==> flow/design.v <==
module input_buffer #(parameter DATA_WIDTH = 8, parameter SIZE = 64)(
    input logic clk,
    input logic rst,
    input logic write_en,
    input logic [DATA_WIDTH-1:0] data_in,
    output logic [DATA_WIDTH-1:0] data_out,
    input logic [$clog2(SIZE)-1:0] read_addr,
    input logic [$clog2(SIZE)-1:0] write_addr
);
    logic [DATA_WIDTH-1:0] buffer [0:SIZE-1];
    always_ff @(posedge clk or posedge rst) begin
        if (rst)
            for (int i = 0; i < SIZE; i++) buffer[i] <= 0;
        else if (write_en)
            buffer[write_addr] <= data_in;
    end
    assign data_out = buffer[read_addr];
endmodule
module weight_buffer #(parameter DATA_WIDTH = 8, parameter SIZE = 9)(
    input logic clk,
    input logic rst,
    input logic write_en,
    input logic [DATA_WIDTH-1:0] data_in,
    input logic [$clog2(SIZE)-1:0] write_addr,
    output logic [SIZE*DATA_WIDTH-1:0] weights
);
    logic [DATA_WIDTH-1:0] buffer [0:SIZE-1];
    always_ff @(posedge clk or posedge rst) begin
        if (rst)
            for (int i = 0; i < SIZE; i++) buffer[i] <= 0;
        else if (write_en)
            buffer[write_addr] <= data_in;
    end
    for (genvar g = 0; g < SIZE; g++) begin : g_out
        assign weights[g*DATA_WIDTH +: DATA_WIDTH] = buffer[g];
    end
endmodule
module conv2d_core #(parameter DATA_WIDTH = 8)(
    input logic clk,
    input logic rst,
    input logic [9*DATA_WIDTH-1:0] input_window,
    input logic [9*DATA_WIDTH-1:0] weights,
    output logic signed [2*DATA_WIDTH-1:0] conv_out
);
    logic signed [2*DATA_WIDTH-1:0] acc, acc_next;
    always_comb begin
        acc_next = 0;
        for (int i = 0; i < 9; i++) begin
            acc_next += $signed(input_window[i*DATA_WIDTH +: DATA_WIDTH]) * $signed(weights[i*DATA_WIDTH +: DATA_WIDTH]);
        end
    end
    always_ff @(posedge clk or posedge rst) begin
        if (rst)
            acc <= 0;
        else
            acc <= acc_next;
    end
    assign conv_out = acc;
endmodule
module relu #(parameter DATA_WIDTH = 16)(
    input logic signed [DATA_WIDTH-1:0] in,
    output logic signed [DATA_WIDTH-1:0] out
);
    assign out = (in > 0) ? in : 0;
endmodule
module max_pool #(parameter DATA_WIDTH = 8)(
    input logic [DATA_WIDTH-1:0] in0, in1, in2, in3,
    output logic [DATA_WIDTH-1:0] out
);
    assign out = (in0 > in1) ? (in0 > in2 ? (in0 > in3 ? in0 : in3) : (in2 > in3 ? in2 : in3)) :
                              (in1 > in2 ? (in1 > in3 ? in1 : in3) : (in2 > in3 ? in2 : in3));
endmodule
module cnn_accel (
    input  logic        clk,
    input  logic        rst,
    input  logic        wr_en,
    input  logic        wr_sel,      
    input  logic [5:0]  wr_addr,
    input  logic [7:0]  wr_data,
    input  logic        start,
    output logic        ready,
    output logic        out_valid,
    output logic [15:0] out_data
);
    typedef enum logic [1:0] {S_IDLE, S_READ, S_CONV, S_POOL} state_t;
    state_t state;
    logic [3:0] k;           
    logic [1:0] s;           
    logic [1:0] py, px;      
    logic [7:0]  pix;
    logic [5:0]  rd_addr;
    logic [71:0] weights;
    logic [7:0]  win [0:8];
    logic [71:0] win_flat;
    logic signed [15:0] conv_out, relu_out;
    logic [15:0] pool_r [0:3];
    logic [15:0] pool_out;
    logic        out_valid_r;
    assign ready = (state == S_IDLE);
    input_buffer #(.DATA_WIDTH(8), .SIZE(64)) u_ibuf (
        .clk(clk), .rst(rst),
        .write_en(wr_en & ~wr_sel & ready),
        .data_in(wr_data),
        .data_out(pix),
        .read_addr(rd_addr),
        .write_addr(wr_addr)
    );
    weight_buffer #(.DATA_WIDTH(8), .SIZE(9)) u_wbuf (
        .clk(clk), .rst(rst),
        .write_en(wr_en & wr_sel & ready),
        .data_in(wr_data),
        .write_addr(wr_addr[3:0]),
        .weights(weights)
    );
    conv2d_core #(.DATA_WIDTH(8)) u_conv (
        .clk(clk), .rst(rst),
        .input_window(win_flat),
        .weights(weights),
        .conv_out(conv_out)
    );
    for (genvar g = 0; g < 9; g++) begin : g_win
        assign win_flat[g*8 +: 8] = win[g];
    end
    relu #(.DATA_WIDTH(16)) u_relu (.in(conv_out), .out(relu_out));
    max_pool #(.DATA_WIDTH(16)) u_pool (
        .in0(pool_r[0]), .in1(pool_r[1]), .in2(pool_r[2]), .in3(pool_r[3]),
        .out(pool_out)
    );
    logic [1:0] ky, kx;
    always_comb begin
        case (k)
            4'd0: begin ky = 2'd0; kx = 2'd0; end
            4'd1: begin ky = 2'd0; kx = 2'd1; end
            4'd2: begin ky = 2'd0; kx = 2'd2; end
            4'd3: begin ky = 2'd1; kx = 2'd0; end
            4'd4: begin ky = 2'd1; kx = 2'd1; end
            4'd5: begin ky = 2'd1; kx = 2'd2; end
            4'd6: begin ky = 2'd2; kx = 2'd0; end
            4'd7: begin ky = 2'd2; kx = 2'd1; end
            default: begin ky = 2'd2; kx = 2'd2; end
        endcase
    end
    logic [2:0] row, col;
    assign row = {py, 1'b0} + {2'b00, s[1]} + {1'b0, ky};
    assign col = {px, 1'b0} + {2'b00, s[0]} + {1'b0, kx};
    assign rd_addr = {row, col};
    always_ff @(posedge clk or posedge rst) begin
        if (rst) begin
            state       <= S_IDLE;
            k           <= 4'd0;
            s           <= 2'd0;
            py          <= 2'd0;
            px          <= 2'd0;
            out_valid_r <= 1'b0;
            for (int i = 0; i < 9; i++) win[i] <= 8'd0;
            for (int i = 0; i < 4; i++) pool_r[i] <= 16'd0;
        end else begin
            out_valid_r <= 1'b0;
            case (state)
                S_IDLE: begin
                    if (start) begin
                        state <= S_READ;
                        k  <= 4'd0;
                        s  <= 2'd0;
                        py <= 2'd0;
                        px <= 2'd0;
                    end
                end
                S_READ: begin
                    win[k] <= pix;
                    if (k == 4'd8) state <= S_CONV;
                    else k <= k + 4'd1;
                end
                S_CONV: begin
                    state <= S_POOL;
                end
                S_POOL: begin
                    pool_r[s] <= relu_out;
                    k <= 4'd0;
                    if (s == 2'd3) begin
                        out_valid_r <= 1'b1;
                        s <= 2'd0;
                        if (px == 2'd2) begin
                            px <= 2'd0;
                            if (py == 2'd2) begin
                                py <= 2'd0;
                                state <= S_IDLE;
                            end else begin
                                py <= py + 2'd1;
                                state <= S_READ;
                            end
                        end else begin
                            px <= px + 2'd1;
                            state <= S_READ;
                        end
                    end else begin
                        s <= s + 2'd1;
                        state <= S_READ;
                    end
                end
                default: state <= S_IDLE;
            endcase
        end
    end
    assign out_valid = out_valid_r;
    assign out_data  = pool_out;
endmodule
Ticket comment

Step by step through the tools: cnn_accel
Tool output for the design above before and after an edit, in the order of the flow.
"original" refers to lines of the RTL above, "edited" to lines of the edited file.
"change": "edited" minus "original" as printed here. "rel. change": 100 x difference / "original".
The mark -- stands for no value.
- design top: cnn_accel
- clock port: clk
- standard-cell library: sky130hd
- corner: tt_025C_1v80

Diff
The edit as a unified diff against the file above.
This change comes from a script, not from a designer. No optimisation was intended, and the edited design may behave differently.
begin of diff
@@ -50,10 +50,5 @@
         end
     end
-    always_ff @(posedge clk or posedge rst) begin
-        if (rst)
-            acc <= 0;
-        else
-            acc <= acc_next;
-    end
+    always_comb acc = acc_next;
     assign conv_out = acc;
 endmodule
end of diff

Elaborated design
Yosys after proc, flatten, opt, wreduce and memory -nomap, before mapping. Print and check cells are not counted. Equal cells are merged and count once.
Yosys's memory passes give these memory sizes; they may raise the number of words (mostly to a power of two), join words into wider ones and drop unused or constant bits.
- operators by class (item ; original ; edited ; change ; rel. change (%)):
    mux-type cells ; 30 ; 30 ; 0 ; 0.00
    add/sub/neg operators ; 16 ; 16 ; 0 ; 0.00
    shift operators ; 0 ; 0 ; 0 ; --
    bitwise operators ; 5 ; 5 ; 0 ; 0.00
    order comparisons ; 7 ; 7 ; 0 ; 0.00
    reduce/logical cells ; 100 ; 100 ; 0 ; 0.00
    $mul ; 9 ; 9 ; 0 ; 0.00
    divide/modulo/power cells ; 0 ; 0 ; 0 ; --
    eq/ne operators ; 155 ; 155 ; 0 ; 0.00
- operator list (operator ; original ; edited ; change ; rel. change (%)):
    2-bit AND reduction ; 87 ; 87 ; 0 ; 0.00
    6-bit equality test (second input constant) ; 64 ; 64 ; 0 ; 0.00
    6-bit by 5-bit equality test with 1-bit output (second input constant) ; 32 ; 32 ; 0 ; 0.00
    6-bit by 4-bit equality test with 1-bit output (second input constant) ; 16 ; 16 ; 0 ; 0.00
    8-bit by 8-bit multiplier with 16-bit output ; 9 ; 9 ; 0 ; 0.00
    2-bit 2-to-1 mux ; 9 ; 9 ; 0 ; 0.00
    16-bit adder ; 8 ; 8 ; 0 ; 0.00
    4-bit by 3-bit equality test with 1-bit output (second input constant) ; 8 ; 8 ; 0 ; 0.00
    6-bit by 3-bit equality test with 1-bit output (second input constant) ; 8 ; 8 ; 0 ; 0.00
    16-bit 2-to-1 mux ; 7 ; 7 ; 0 ; 0.00
    2-bit equality test (second input constant) ; 6 ; 6 ; 0 ; 0.00
    16-bit > comparator ; 6 ; 6 ; 0 ; 0.00
    1-bit 2-to-1 mux ; 5 ; 5 ; 0 ; 0.00
    2-bit inequality test (second input constant) ; 5 ; 5 ; 0 ; 0.00
    1-bit AND ; 4 ; 4 ; 0 ; 0.00
    4-bit by 2-bit equality test with 1-bit output (second input constant) ; 4 ; 4 ; 0 ; 0.00
    6-bit by 2-bit equality test with 1-bit output (second input constant) ; 4 ; 4 ; 0 ; 0.00
    2-bit by 1-bit adder with 2-bit output (second input constant) ; 3 ; 3 ; 0 ; 0.00
    4-bit 2-to-1 mux ; 3 ; 3 ; 0 ; 0.00
    2-bit case mux with 2-bit select ; 3 ; 3 ; 0 ; 0.00
    3-bit AND reduction ; 3 ; 3 ; 0 ; 0.00
    3-bit by 1-bit adder with 3-bit output ; 2 ; 2 ; 0 ; 0.00
    3-bit by 2-bit adder with 3-bit output ; 2 ; 2 ; 0 ; 0.00
    2-bit by 1-bit equality test with 1-bit output (second input constant) ; 2 ; 2 ; 0 ; 0.00
    4-bit by 1-bit equality test with 1-bit output (second input constant) ; 2 ; 2 ; 0 ; 0.00
    4-bit equality test (second input constant) ; 2 ; 2 ; 0 ; 0.00
    6-bit by 1-bit equality test with 1-bit output (second input constant) ; 2 ; 2 ; 0 ; 0.00
    2-bit logical NOT ; 2 ; 2 ; 0 ; 0.00
The list need not be complete.
- bit counts (item ; original ; edited ; change ; rel. change (%)):
    bits in registers ; 749 ; 733 ; -16 ; -2.14
    clocked read ports x word width ; 0 ; 0 ; 0 ; --
    memories ; 1 ; 1 ; 0 ; 0.00
    latch bits ; 0 ; 0 ; 0 ; --
    RAM bits ; 0 ; 0 ; 0 ; --
    memory bits (read-only) ; 32 ; 32 ; 0 ; 0.00
- memory list (item ; original ; edited):
    shape (words x width / read and write ports) ; 8 x 4 bit 1R0W ; 8 x 4 bit 1R0W

Logic depth
Yosys ltp: most cells in a row. Word level: on the elaborated netlist, between registers, memories and ports. Mapped: between sequential cells and ports; inverters and the memories' decode and read muxes count.
- logic depth (item ; original ; edited ; change ; rel. change (%)):
    depth in word-level cells ; 9 ; 11 ; +2 ; +22.22
    ABC_AREA ; 0 ; 0 ; -- ; --
    depth in mapped cells ; 29 ; 33 ; +4 ; +13.79
    gate-level depth less buffers ; 28 ; 30 ; +2 ; +7.14

Netlist
Source: synth_stat.txt of the flow (Yosys; design flattened, memories mapped). It holds for the ABC_AREA given above (unset counts as 0); a run with the other value may have another netlist.
- cell types (cell ; original ; edited ; change ; rel. change (%)):
    sky130_fd_sc_hd__nand2_1 ; 457 ; 361 ; -96 ; -21.01
    sky130_fd_sc_hd__mux2_2 ; 602 ; 688 ; +86 ; +14.29
    sky130_fd_sc_hd__o21ai_0 ; 166 ; 94 ; -72 ; -43.37
    sky130_fd_sc_hd__mux2i_1 ; 24 ; 74 ; +50 ; +208.33
    sky130_fd_sc_hd__a32o_1 ; 3 ; 26 ; +23 ; +766.67
    sky130_fd_sc_hd__inv_1 ; 836 ; 814 ; -22 ; -2.63
    sky130_fd_sc_hd__a221o_1 ; 8 ; 30 ; +22 ; +275.00
    sky130_fd_sc_hd__a22oi_1 ; 66 ; 47 ; -19 ; -28.79
    sky130_fd_sc_hd__o22ai_1 ; 21 ; 4 ; -17 ; -80.95
    sky130_fd_sc_hd__o221a_2 ; 17 ; 0 ; -17 ; -100.00
    sky130_fd_sc_hd__o22a_1 ; 17 ; 0 ; -17 ; -100.00
    sky130_fd_sc_hd__dfrtp_1 ; 750 ; 734 ; -16 ; -2.13
    sky130_fd_sc_hd__a21oi_1 ; 61 ; 76 ; +15 ; +24.59
    sky130_fd_sc_hd__mux4_2 ; 11 ; 0 ; -11 ; -100.00
    sky130_fd_sc_hd__nor2_1 ; 109 ; 118 ; +9 ; +8.26
    sky130_fd_sc_hd__a21o_1 ; 20 ; 29 ; +9 ; +45.00
    sky130_fd_sc_hd__o31ai_1 ; 12 ; 21 ; +9 ; +75.00
    sky130_fd_sc_hd__o21a_1 ; 9 ; 17 ; +8 ; +88.89
The list need not be complete.
- synthesis totals (item ; original ; edited ; change ; rel. change (%)):
    sequential part of the area (µm²) ; 18794.3 ; 18393.9 ; -400.4 ; -2.13
    buffer cells ; 211 ; 208 ; -3 ; -1.42
    mapped area (µm²) ; 58579.9 ; 58761.4 ; +181.5 ; +0.31
    flip-flop cells ; 751 ; 735 ; -16 ; -2.13
    standard cells after synthesis ; 5308 ; 5243 ; -65 ; -1.22
The figures by module come from a second, unflattened synthesis with its own total; it is not the netlist above.
- unflattened totals (item ; original ; edited ; change ; rel. change (%)):
    cells (unflattened synthesis) ; 5151 ; 5140 ; -11 ; -0.21
    area (unflattened synthesis) (µm²) ; 58805.1 ; 58353.5 ; -451.6 ; -0.77
Each row is one instance without its submodules.
- modules, original (module ; times used ; area (µm²) ; cells):
    conv2d_core #(DATA_WIDTH=8) ; 1 ; 23575.1 ; 2394
    input_buffer ; 1 ; 23072.1 ; 1752
    cnn_accel ; 1 ; 6222.2 ; 405
    max_pool #(DATA_WIDTH=16) ; 1 ; 2991.6 ; 420
    weight_buffer ; 1 ; 2800.2 ; 162
    relu #(DATA_WIDTH=16) ; 1 ; 143.9 ; 18
- modules, edited (module ; times used ; area (µm²) ; cells):
    conv2d_core #(DATA_WIDTH=8) ; 1 ; 23192.2 ; 2372
    input_buffer ; 1 ; 23072.1 ; 1752
    cnn_accel ; 1 ; 6153.4 ; 416
    max_pool #(DATA_WIDTH=16) ; 1 ; 2991.6 ; 420
    weight_buffer ; 1 ; 2800.2 ; 162
    relu #(DATA_WIDTH=16) ; 1 ; 143.9 ; 18

Timing after synthesis
OpenSTA on the mapped netlist: ideal clock, no wires. The path of least setup slack (recovery checks aside). Input and output delay are each 20% of the period. Register names are those of the netlist, which keeps one name where synthesis merged equal registers.
- timing path post-synthesis (item ; original ; edited ; change ; rel. change (%)):
    path type ; register to register ; register to register ; -- ; --
    start point ; reg win[7][7] ; reg win[7][7] ; -- ; --
    end point ; reg u_conv.acc[15] ; reg pool_r[0][9] ; -- ; --
    setup time (ps) ; 80 ; 125 ; +45 ; --
    delay of the path (ps) ; 7451 ; 7850 ; +399 ; +5.35
    driving pins on the path ; 25 ; 29 ; +4 ; +16.00
    data arrival time (ps) ; 7371 ; 7725 ; +354 ; +4.80
    slack (ps) ; 2549 ; 2150 ; -399 ; --
    path buffers ; 1 ; 1 ; 0 ; 0.00
    period (ps) ; 10000 ; 10000 ; 0 ; 0.00
    period reached after synthesis (ps) ; 7451 ; 7850 ; +399 ; +5.35
"delay of the path" is the arrival time less input delay plus setup time.
"driving pins on the path" counts driving pins, that of a launching flip-flop among them; a cell with two outputs on the path counts twice.
"period reached after synthesis" is the clock period less the worst setup slack; recovery checks do not enter. This is arithmetic on one report: input and output delays are still those of the set period (20% each).
Between the ends stands the longest chain of elaborated cells between them, by number of cells; it is not shown to be the way that was timed. Of several equally long chains one is given.
Each line given opens the expression or statement behind the cell; cells for indexed reads and writes are added by Yosys, which also makes memories of some case tables.
Between the ends, post-synthesis, original:
- cell sequence: sky130_fd_sc_hd__dfrtp_1 > sky130_fd_sc_hd__clkbuf_1 > sky130_fd_sc_hd__and2_1 > sky130_fd_sc_hd__inv_1 > sky130_fd_sc_hd__fa_1 > sky130_fd_sc_hd__inv_1 > sky130_fd_sc_hd__fa_1 > sky130_fd_sc_hd__fa_1 > sky130_fd_sc_hd__fa_1 > sky130_fd_sc_hd__fa_1 > sky130_fd_sc_hd__inv_1 > sky130_fd_sc_hd__fa_1 > sky130_fd_sc_hd__fa_1 > sky130_fd_sc_hd__inv_1 > sky130_fd_sc_hd__fa_1 > sky130_fd_sc_hd__fa_1 > sky130_fd_sc_hd__inv_1 > sky130_fd_sc_hd__fa_1 > sky130_fd_sc_hd__inv_1 > sky130_fd_sc_hd__ha_1 > sky130_fd_sc_hd__and2_1 > sky130_fd_sc_hd__o41ai_1 > sky130_fd_sc_hd__o21ai_0 > sky130_fd_sc_hd__o41ai_1 > sky130_fd_sc_hd__xnor2_1
- noted cells in the longest elaborated chain: 3
- ends and longest elaborated chain, post-synthesis, original (item ; line ; RTL):
    start: declaration ; 93 ; logic [7:0]  win [0:8];
    start: assignment ; 155 ; for (int i = 0; i < 9; i++) win[i] <= 8'd0;
    start: assignment ; 170 ; win[k] <= pix;
    8-bit by 8-bit multiplier with 16-bit output ; 49 ; acc_next += $signed(input_window[i*DATA_WIDTH +: DATA_WIDTH]) * $signed(weights[i*DATA_WIDTH +: DATA_WIDTH]);
    16-bit adder x2 ; 49 ;
    end: assignment ; 54 ; acc <= 0;
    end: assignment ; 56 ; acc <= acc_next;
    end: declaration ; 45 ; logic signed [2*DATA_WIDTH-1:0] acc, acc_next;
Between the ends, post-synthesis, edited:
- cell sequence: sky130_fd_sc_hd__dfrtp_1 > sky130_fd_sc_hd__and2_1 > sky130_fd_sc_hd__inv_1 > sky130_fd_sc_hd__fa_1 > sky130_fd_sc_hd__inv_1 > sky130_fd_sc_hd__fa_1 > sky130_fd_sc_hd__fa_1 > sky130_fd_sc_hd__fa_1 > sky130_fd_sc_hd__fa_1 > sky130_fd_sc_hd__inv_1 > sky130_fd_sc_hd__fa_1 > sky130_fd_sc_hd__fa_1 > sky130_fd_sc_hd__inv_1 > sky130_fd_sc_hd__fa_1 > sky130_fd_sc_hd__fa_1 > sky130_fd_sc_hd__inv_1 > sky130_fd_sc_hd__fa_1 > sky130_fd_sc_hd__inv_1 > sky130_fd_sc_hd__ha_1 > sky130_fd_sc_hd__o21a_1 > sky130_fd_sc_hd__o31a_1 > sky130_fd_sc_hd__nor3_1 > sky130_fd_sc_hd__o21ai_0 > sky130_fd_sc_hd__nand2_1 > sky130_fd_sc_hd__a21oi_1 > sky130_fd_sc_hd__xnor2_2 > sky130_fd_sc_hd__buf_2 > sky130_fd_sc_hd__and2_1 > sky130_fd_sc_hd__mux2_2
- noted cells in the longest elaborated chain: 5
- ends and longest elaborated chain, post-synthesis, edited (item ; line ; RTL):
    start: declaration ; 88 ; logic [7:0]  win [0:8];
    start: assignment ; 150 ; for (int i = 0; i < 9; i++) win[i] <= 8'd0;
    start: assignment ; 165 ; win[k] <= pix;
    8-bit by 8-bit multiplier with 16-bit output ; 49 ; acc_next += $signed(input_window[i*DATA_WIDTH +: DATA_WIDTH]) * $signed(weights[i*DATA_WIDTH +: DATA_WIDTH]);
    16-bit adder x2 ; 49 ;
    16-bit by 1-bit > comparator with 1-bit output ; 59 ; assign out = (in > 0) ? in : 0;
    16-bit 2-to-1 mux ; 59 ;
    end: assignment ; 151 ; for (int i = 0; i < 4; i++) pool_r[i] <= 16'd0;
    end: assignment ; 173 ; pool_r[s] <= relu_out;
    end: declaration ; 91 ; logic [15:0] pool_r [0:3];

Timing after layout
From the final timing report of the runs of set A: the path of least setup slack in the routed layout; clock arrival at registers is part of the times.
The report prints the path's times to 10 ps; the period is as set.
- timing path after layout (item ; original ; edited ; change ; rel. change (%)):
    path type ; register to register ; register to register ; -- ; --
    start point ; reg win[7][7] ; reg u_wbuf.buffer[4][0] ; -- ; --
    end point ; reg u_conv.acc[15] ; reg pool_r[0][4] ; -- ; --
    path buffers ; 0 ; 1 ; +1 ; --
    data arrival time (ps) ; 8750 ; 9460 ; +710 ; +8.11
    driving pins on the path ; 24 ; 27 ; +3 ; +12.50
    slack (ps) ; 1870 ; 1200 ; -670 ; --
    setup time (ps) ; 80 ; 60 ; -20 ; --
    period (ps) ; 10000 ; 10000 ; 0 ; 0.00
Between the ends stands the longest chain of elaborated cells between them, by number of cells; it is not shown to be the way that was timed. Of several equally long chains one is given.
Between the ends, after layout, original:
- cell sequence: sky130_fd_sc_hd__dfrtp_1 > sky130_fd_sc_hd__and2_1 > sky130_fd_sc_hd__inv_1 > sky130_fd_sc_hd__fa_1 > sky130_fd_sc_hd__inv_1 > sky130_fd_sc_hd__fa_1 > sky130_fd_sc_hd__fa_1 > sky130_fd_sc_hd__fa_1 > sky130_fd_sc_hd__fa_1 > sky130_fd_sc_hd__inv_1 > sky130_fd_sc_hd__fa_1 > sky130_fd_sc_hd__fa_1 > sky130_fd_sc_hd__inv_1 > sky130_fd_sc_hd__fa_1 > sky130_fd_sc_hd__fa_1 > sky130_fd_sc_hd__inv_1 > sky130_fd_sc_hd__fa_1 > sky130_fd_sc_hd__inv_1 > sky130_fd_sc_hd__ha_1 > sky130_fd_sc_hd__and2_1 > sky130_fd_sc_hd__o41ai_1 > sky130_fd_sc_hd__o21ai_0 > sky130_fd_sc_hd__o41ai_1 > sky130_fd_sc_hd__xnor2_1
- noted cells in the longest elaborated chain: 3
- ends and longest elaborated chain, after layout, original (item ; line ; RTL):
    start: declaration ; 93 ; logic [7:0]  win [0:8];
    start: assignment ; 155 ; for (int i = 0; i < 9; i++) win[i] <= 8'd0;
    start: assignment ; 170 ; win[k] <= pix;
    8-bit by 8-bit multiplier with 16-bit output ; 49 ; acc_next += $signed(input_window[i*DATA_WIDTH +: DATA_WIDTH]) * $signed(weights[i*DATA_WIDTH +: DATA_WIDTH]);
    16-bit adder x2 ; 49 ;
    end: assignment ; 54 ; acc <= 0;
    end: assignment ; 56 ; acc <= acc_next;
    end: declaration ; 45 ; logic signed [2*DATA_WIDTH-1:0] acc, acc_next;
Between the ends, after layout, edited:
- cell sequence: sky130_fd_sc_hd__dfrtp_1 > sky130_fd_sc_hd__nand2_1 > sky130_fd_sc_hd__inv_1 > sky130_fd_sc_hd__fa_1 > sky130_fd_sc_hd__fa_1 > sky130_fd_sc_hd__fa_1 > sky130_fd_sc_hd__inv_1 > sky130_fd_sc_hd__fa_1 > sky130_fd_sc_hd__inv_1 > sky130_fd_sc_hd__fa_1 > sky130_fd_sc_hd__fa_1 > sky130_fd_sc_hd__fa_1 > sky130_fd_sc_hd__fa_1 > sky130_fd_sc_hd__fa_1 > sky130_fd_sc_hd__inv_1 > sky130_fd_sc_hd__fa_1 > sky130_fd_sc_hd__inv_1 > sky130_fd_sc_hd__ha_1 > sky130_fd_sc_hd__and3_1 > sky130_fd_sc_hd__o21ai_0 > sky130_fd_sc_hd__o21ai_0 > sky130_fd_sc_hd__nand2_1 > sky130_fd_sc_hd__a21oi_1 > sky130_fd_sc_hd__xnor2_2 > sky130_fd_sc_hd__buf_4 > sky130_fd_sc_hd__nor2b_1 > sky130_fd_sc_hd__mux2_2
- noted cells in the longest elaborated chain: 8
- ends and longest elaborated chain, after layout, edited (item ; line ; RTL):
    start: declaration ; 27 ; logic [DATA_WIDTH-1:0] buffer [0:SIZE-1];
    start: assignment ; 30 ; for (int i = 0; i < SIZE; i++) buffer[i] <= 0;
    start: assignment ; 32 ; buffer[write_addr] <= data_in;
    8-bit by 8-bit multiplier with 16-bit output ; 49 ; acc_next += $signed(input_window[i*DATA_WIDTH +: DATA_WIDTH]) * $signed(weights[i*DATA_WIDTH +: DATA_WIDTH]);
    16-bit adder x5 ; 49 ;
    16-bit by 1-bit > comparator with 1-bit output ; 59 ; assign out = (in > 0) ? in : 0;
    16-bit 2-to-1 mux ; 59 ;
    end: assignment ; 151 ; for (int i = 0; i < 4; i++) pool_r[i] <= 16'd0;
    end: assignment ; 173 ; pool_r[s] <= relu_out;
    end: declaration ; 91 ; logic [15:0] pool_r [0:3];

Measured runs
Runs of the flow (Yosys, OpenROAD) on both versions; the two runs of a pair have the same settings. The constraints put input and output delay at 20% of the set period each and load the outputs with 0.01 pF.
Flow settings, set A:
- noted CORE_UTILIZATION: 40
- period_ns: 10.0
- noted CAP_MARGIN: 20
- noted CORE_MARGIN: 2
- noted SLEW_MARGIN: 20
- results, set A (item ; original ; edited ; change ; rel. change (%)):
    achieved period (ps) ; 8130 ; 8805 ; +675 ; +8.30
    die area (µm²) ; 149525.0 ; 149986.0 ; +461.0 ; +0.31
    worst hold slack in the final report (ps) ; 351 ; 345 ; -6 ; --
    power consumption (mW) ; 14.225 ; 14.644 ; +0.419 ; +2.95
    post-route setup TNS (ps) ; 0 ; 0 ; 0 ; --
    final design utilization ; 0.44 ; 0.441 ; +0.001 ; --
    setup slack of the worst path (ps) ; 1870 ; 1195 ; -675 ; --
    post-synthesis cell area (µm²) ; 58579.9 ; 58761.4 ; +181.5 ; +0.31
    std-cell area (final layout) (µm²) ; 64056.4 ; 64252.9 ; +196.5 ; +0.31
Flow settings, set B:
- ABC_AREA at 1
- noted CAP_MARGIN: 0
- CORE_ASPECT_RATIO: 1.09
- noted CORE_UTILIZATION: 18
- noted GPL_TIMING_DRIVEN: 0
- PLACE_DENSITY_LB_ADDON at 0.22
- SETUP_SLACK_MARGIN at 0.56
- noted SLEW_MARGIN: 35
- TNS_END_PERCENT: 65
- period_ns: 4.8
- noted CORE_MARGIN: 2
- results, set B (item ; original ; edited ; change ; rel. change (%)):
    achieved period (ps) ; 7701 ; 8237 ; +536 ; +6.96
    die area (µm²) ; 336796.0 ; 327128.0 ; -9668.0 ; -2.87
    worst hold slack in the final report (ps) ; 353 ; 354 ; +1 ; --
    power consumption (mW) ; 29.259 ; 28.513 ; -0.746 ; -2.55
    post-route setup TNS (ps) ; -29335 ; -201316 ; -171981 ; --
    final design utilization ; 0.23 ; 0.23 ; 0.00 ; --
    setup slack of the worst path (ps) ; -2901 ; -3437 ; -536 ; --
    post-synthesis cell area (µm²) ; 59789.8 ; 58061.9 ; -1727.9 ; -2.89
    std-cell area (final layout) (µm²) ; 75809.0 ; 73777.0 ; -2032.0 ; -2.68
By "achieved period" is meant the clock period of the run minus its worst setup slack. This is arithmetic on one report: input and output delays are still those of the set period (20% each).
By "power consumption" is meant OpenSTA's value without simulated activity: inputs other than the clock are taken to toggle once in ten clock periods, and the tool carries that through the logic.
